==> flow/design.v <==
module ALU (A, B, ALU_Sel, ALU_Out, Carryout, Overflow);
parameter ADD  = 0;
parameter SUB  = 1;
parameter MUL_HIGH = 2;
parameter MUL_LOW = 3;
input [31:0] A;
input [31:0] B;
input [3:0] ALU_Sel;
output [31:0] ALU_Out;
output Carryout;
output Overflow;
reg[31:0] ALU_32Result;
reg[63:0] ALU_64Result;
always @(*)
begin
    ALU_32Result = 32'h00000000;
    ALU_64Result = 64'h0000000000000000;
    case(ALU_Sel)
        ADD:        ALU_32Result = A + B;
        SUB:        ALU_32Result = A - B;
        MUL_HIGH:	ALU_64Result = A * B;
        MUL_LOW:	ALU_64Result = A * B;
        default:
        begin
            ALU_32Result = 32'h00000000;
            ALU_64Result = 64'h0000000000000000;
        end
    endcase
end
assign ALU_Out = (ALU_Sel == MUL_LOW)? ALU_64Result[31:0]: (ALU_Sel == MUL_HIGH)? ALU_64Result[63:32]:ALU_32Result[31:0];
assign Carryout = 1'b0;
assign Overflow = 1'b0;
endmodule
module alu_top (
    input             clk,
    input      [31:0] A,
    input      [31:0] B,
    input      [3:0]  ALU_Sel,
    output reg [31:0] ALU_Out,
    output reg        Carryout,
    output reg        Overflow
);
reg [31:0] a_q, b_q;
reg [3:0]  sel_q;
wire [31:0] out_d;
wire        carry_d, ovf_d;
ALU u_alu (
    .A(a_q), .B(b_q), .ALU_Sel(sel_q),
    .ALU_Out(out_d), .Carryout(carry_d), .Overflow(ovf_d)
);
always @(posedge clk) begin
    a_q      <= A;
    b_q      <= B;
    sel_q    <= ALU_Sel;
    ALU_Out  <= out_d;
    Carryout <= carry_d;
    Overflow <= ovf_d;
end
endmodule
### From RTL to reports: alu_top

Tool output for the design above, in the order of the flow.
Lines are those of the file above, counted from 1.
Operators: Yosys type, input widths -> output width; for muxes data width and select width s.
Cell names lack the library's common part.
The mark -- stands for no value.

* top: alu_top
* clock: clk
* cell library: sky130hd
* library corner: tt_025C_1v80

### Word-level counts

Yosys after proc, flatten, opt, wreduce and memory -nomap, before mapping. Enables and synchronous resets that opt folds into registers are not counted as muxes. Memory bits, and registers merged into a memory's read port (data or address), are not among the register bits. Print and check cells are not counted. Equal cells are merged and count once.

* $add $sub $neg: 2
* multipliers: 1
* div/mod/pow operators: 0
* order comparisons: 0
* equality and inequality tests: 3
* shifts and indexed selects: 0
* multiplexer cells: 3
* bitwise logic cells: 0
* reductions and logical operators: 1

Operators with widths (count)
* $mul 32x32->64: 1
* $pmux 32 s2: 1
* $mux 32: 2
* $add 32x32->32: 1
* $sub 32x32->32: 1
* $eq 4x2->1 const B: 2
* $eq 4x1->1 const B: 1
* $logic_not 4->1: 1

* flip-flop bits (word level): 100
* bits in latches: 0
* memory bits (writable): 0
* ROM bits: 0
* word width x clocked read ports: 0
* memories: 0
* input port bits: 69
* output and inout bits: 34
* elaborated cells: 14

### Depth

Depth = most cells in a row (Yosys ltp): at word level without a register or memory, in the mapped netlist without a sequential cell, where the memories' decode and read muxes count.

* depth after elaboration: 4
* ABC_AREA: 0
* depth in mapped cells: 30
* depth with buffers taken out: 27

### Synthesis result

The flow's flattened synthesis, as Yosys stat reports it; memories are mapped. The netlist is that of the ABC_AREA named above (0 if unset); the other value can give another one.
Totals and module areas in this step are rounded.

Cell types
* fa_1: count 897, area in all 1.8E+04 sq um
* ha_1: count 296, area in all 3.7E+03 sq um
* and2_1: count 580, area in all 3628.48 sq um
* inv_1: count 899, area in all 3.37E+03 sq um
* dfxtp_1: count 100, area in all 2001.92 sq um
* nand2_1: count 524, area in all 1.97E+03 sq um
* clkbuf_1: count 254, area in all 953.414 sq um
* a21oi_1: count 115, area in all 575.552 sq um
* xnor2_1: count 58, area in all 507.987 sq um
* xor2_1: count 49, area in all 429.162 sq um
* o21ai_0: count 69, area in all 345.331 sq um
* a21o_1: count 45, area in all 337.824 sq um
* nor2_1: count 58, area in all 217.709 sq um
* a22oi_1: count 22, area in all 165.158 sq um
* nand4_1: count 25, area in all 156.4 sq um
* o21bai_1: count 18, area in all 135.13 sq um
* and3_1: count 18, area in all 112.608 sq um
* mux2i_1: count 11, area in all 110.106 sq um

Not listed: further types 56, cells in them 219.

* cell count: 4257
* synthesis area: 38300 sq um
* area of sequential cells: 2000 sq um
* flip-flops: 100
* buffer cells: 263

By module: a second synthesis without flattening, with its own total; a netlist apart from the flattened one above.

* cell total of the unflattened synthesis: 4282
* area total of the unflattened synthesis: 38500 sq um

Each row is one instance without its submodules.

Modules
* ALU: instances 1, cells 4180, area 36400 sq um, sequential area 0.0 sq um
* alu_top: instances 1, cells 102, area 2040 sq um, sequential area 2040 sq um

### Worst setup path after synthesis

Source: OpenSTA report_checks on the synthesized netlist (no wires, ideal clock, input and output delay 20% of the period each), path of least setup slack; recovery checks are left aside. Register names are those of the netlist, which keeps one name where synthesis merged equal registers.

* kind: reg-to-reg
* start: register b_q[8]
* end: register ALU_Out[31]
* clock period: 9000 ps
* library setup time: 134 ps
* launch time at the first pin: 0 ps
* arrival time: 7304 ps
* required time: 8866 ps
* path slack: 1562 ps
* path delay: 7438 ps
* stages on the path: 28
* buffers on the path: 3
* period reached after synthesis: 7438 ps

"path delay" = arrival - input delay + setup time.
"stages on the path": output pins that drive a net of the path, with the launching flip-flop's if there is one; two outputs of one cell count as two.
"period reached after synthesis" = period - worst setup slack (recovery checks aside). The figure is calculated, with input and output delays left at 20% of the set period.
Between the ends stands the longest chain of elaborated cells between them, by number of cells; it is not shown to be the way that was timed. Of several equally long chains one is given.
Each line given opens the expression or statement behind the cell; cells for indexed reads and writes are added by Yosys, which also makes memories of some case tables.

* cell sequence: dfxtp_1 clkbuf_1 buf_1 nand2_1 fa_1 inv_1 fa_1 inv_1 fa_1 inv_1 fa_1 fa_1 inv_1 fa_1 fa_1 fa_1 inv_1 ha_1 clkbuf_1 a21oi_1 o21ai_0 a221oi_1 o21ai_0 a21oi_1 o31ai_1 a31o_2 nor4b_1 or4_1
* length of the longest elaborated chain: 4
* elaborated cells on any way between the ends: 6
* classes of those cells: 2 x add/sub; 1 x mul; 3 x mux

Ends and longest elaborated chain, after synthesis
* start: declaration: RTL line 43 `reg [31:0] a_q, b_q;`
* start: assignment: RTL line 53 `b_q      <= B;`
* $sub 32x32->32: RTL line 20 `SUB:        ALU_32Result = A - B;`
* $pmux 32 s2: RTL line 18 `case(ALU_Sel)`
* $mux 32 (2 in a row): RTL line 30 `assign ALU_Out = (ALU_Sel == MUL_LOW)? ALU_64Result[31:0]: (ALU_Sel == MUL_HIGH)? ALU_64Result[63:32]:ALU_32Re ...`
* end: assignment: RTL line 55 `ALU_Out  <= out_d;`
* end: declaration: RTL line 39 `output reg [31:0] ALU_Out,`

### Timing after layout

Path of least setup slack in the final report of run A (OpenROAD, finished layout, wires in). Where an end is a register, its clock arrival counts in the times.
The report prints the path's times to 10 ps; the period is as set.

* kind: reg-to-reg
* start: register b_q[3]
* end: register ALU_Out[13]
* clock period: 8620 ps
* library setup time: 140 ps
* launch time at the first pin: 420 ps
* arrival time: 8470 ps
* required time: 8890 ps
* path slack: 420 ps
* stages on the path: 23
* buffers on the path: 1

Between the ends stands the longest chain of elaborated cells between them, by number of cells; it is not shown to be the way that was timed. Of several equally long chains one is given.

* cell sequence: dfxtp_1 and2_1 fa_1 inv_1 fa_1 fa_1 fa_1 inv_1 fa_1 fa_1 fa_1 fa_1 ha_1 nand2_1 nor3_1 nand3_1 nor4_1 o31ai_1 buf_4 a211o_1 and2_1 xor2_1 o21ai_0
* length of the longest elaborated chain: 4
* elaborated cells on any way between the ends: 6
* classes of those cells: 2 x add/sub; 1 x mul; 3 x mux

Ends and longest elaborated chain, post-layout
* start: declaration: RTL line 43 `reg [31:0] a_q, b_q;`
* start: assignment: RTL line 53 `b_q      <= B;`
* $sub 32x32->32: RTL line 20 `SUB:        ALU_32Result = A - B;`
* $pmux 32 s2: RTL line 18 `case(ALU_Sel)`
* $mux 32 (2 in a row): RTL line 30 `assign ALU_Out = (ALU_Sel == MUL_LOW)? ALU_64Result[31:0]: (ALU_Sel == MUL_HIGH)? ALU_64Result[63:32]:ALU_32Re ...`
* end: assignment: RTL line 55 `ALU_Out  <= out_d;`
* end: declaration: RTL line 39 `output reg [31:0] ALU_Out,`

Hand-over note for alu_top

Below are 3 stored runs of the flow (Yosys, OpenROAD; platform sky130hd) on alu_top, each with its settings and what was measured, unordered. Constraints: input delay and output delay 20% of the set period each, output load 0.01 pF.
"clock period reached": clock period set for the run, less the worst setup slack. It is reckoned from that one timing run; input and output delays stay at 20% of the period that was set.
By "worst setup path time" is meant the share of the clock period that the worst setup path is allowed (20% is reserved at inputs, 20% at outputs), minus its slack. Clock arrival times at its registers enter into it.
"worst setup path time" is known to 10 ps.
Results are given in rounded form.

### Run A

Settings: `CORE_UTILIZATION=40`, `period_ns=8.62`, `CAP_MARGIN=20`, `CORE_MARGIN=2`, `SLEW_MARGIN=20`

- Clock period reached: 8202 ps
- Worst setup path time: 8200 ps
- Worst setup path kind: reg-to-reg
- Smallest setup slack: 418 ps
- Full die area: 98200 sq um
- Utilization after routing: 0.435
- Worst hold slack in the final report: 725 ps
- Cell area after synthesis: 38300 sq um
- Final setup TNS: 0 ps

### Run B

Settings: `CAP_MARGIN=15`, `CELL_PAD_IN_SITES_DETAIL_PLACEMENT=2`, `CORE_ASPECT_RATIO=1.03`, `CORE_UTILIZATION=55`, `GPL_ROUTABILITY_DRIVEN=0`, `GPL_TIMING_DRIVEN=0`, `MAX_ROUTING_LAYER=met5`, `MIN_ROUTING_LAYER=met1`, `PLACE_DENSITY=0.55`, `SETUP_SLACK_MARGIN=1.31`, `SLEW_MARGIN=15`, `TNS_END_PERCENT=50`, `period_ns=10.2`, `CORE_MARGIN=2`

Incomplete, placement halted on a tool error.

### Run C

Settings: `ABC_AREA=1`, `CAP_MARGIN=25`, `CELL_PAD_IN_SITES_DETAIL_PLACEMENT=2`, `CORE_ASPECT_RATIO=1.6`, `CORE_MARGIN=4`, `CORE_UTILIZATION=57`, `CTS_CLUSTER_DIAMETER=149`, `CTS_CLUSTER_SIZE=27`, `GPL_ROUTABILITY_DRIVEN=0`, `GPL_TIMING_DRIVEN=1`, `MAX_ROUTING_LAYER=met5`, `MIN_ROUTING_LAYER=met2`, `PLACE_DENSITY_LB_ADDON=0.28`, `SETUP_SLACK_MARGIN=-0.13`, `TNS_END_PERCENT=80`, `period_ns=9.0`, `SLEW_MARGIN=20`

Incomplete, placement halted on DPL-0033.

End of note.
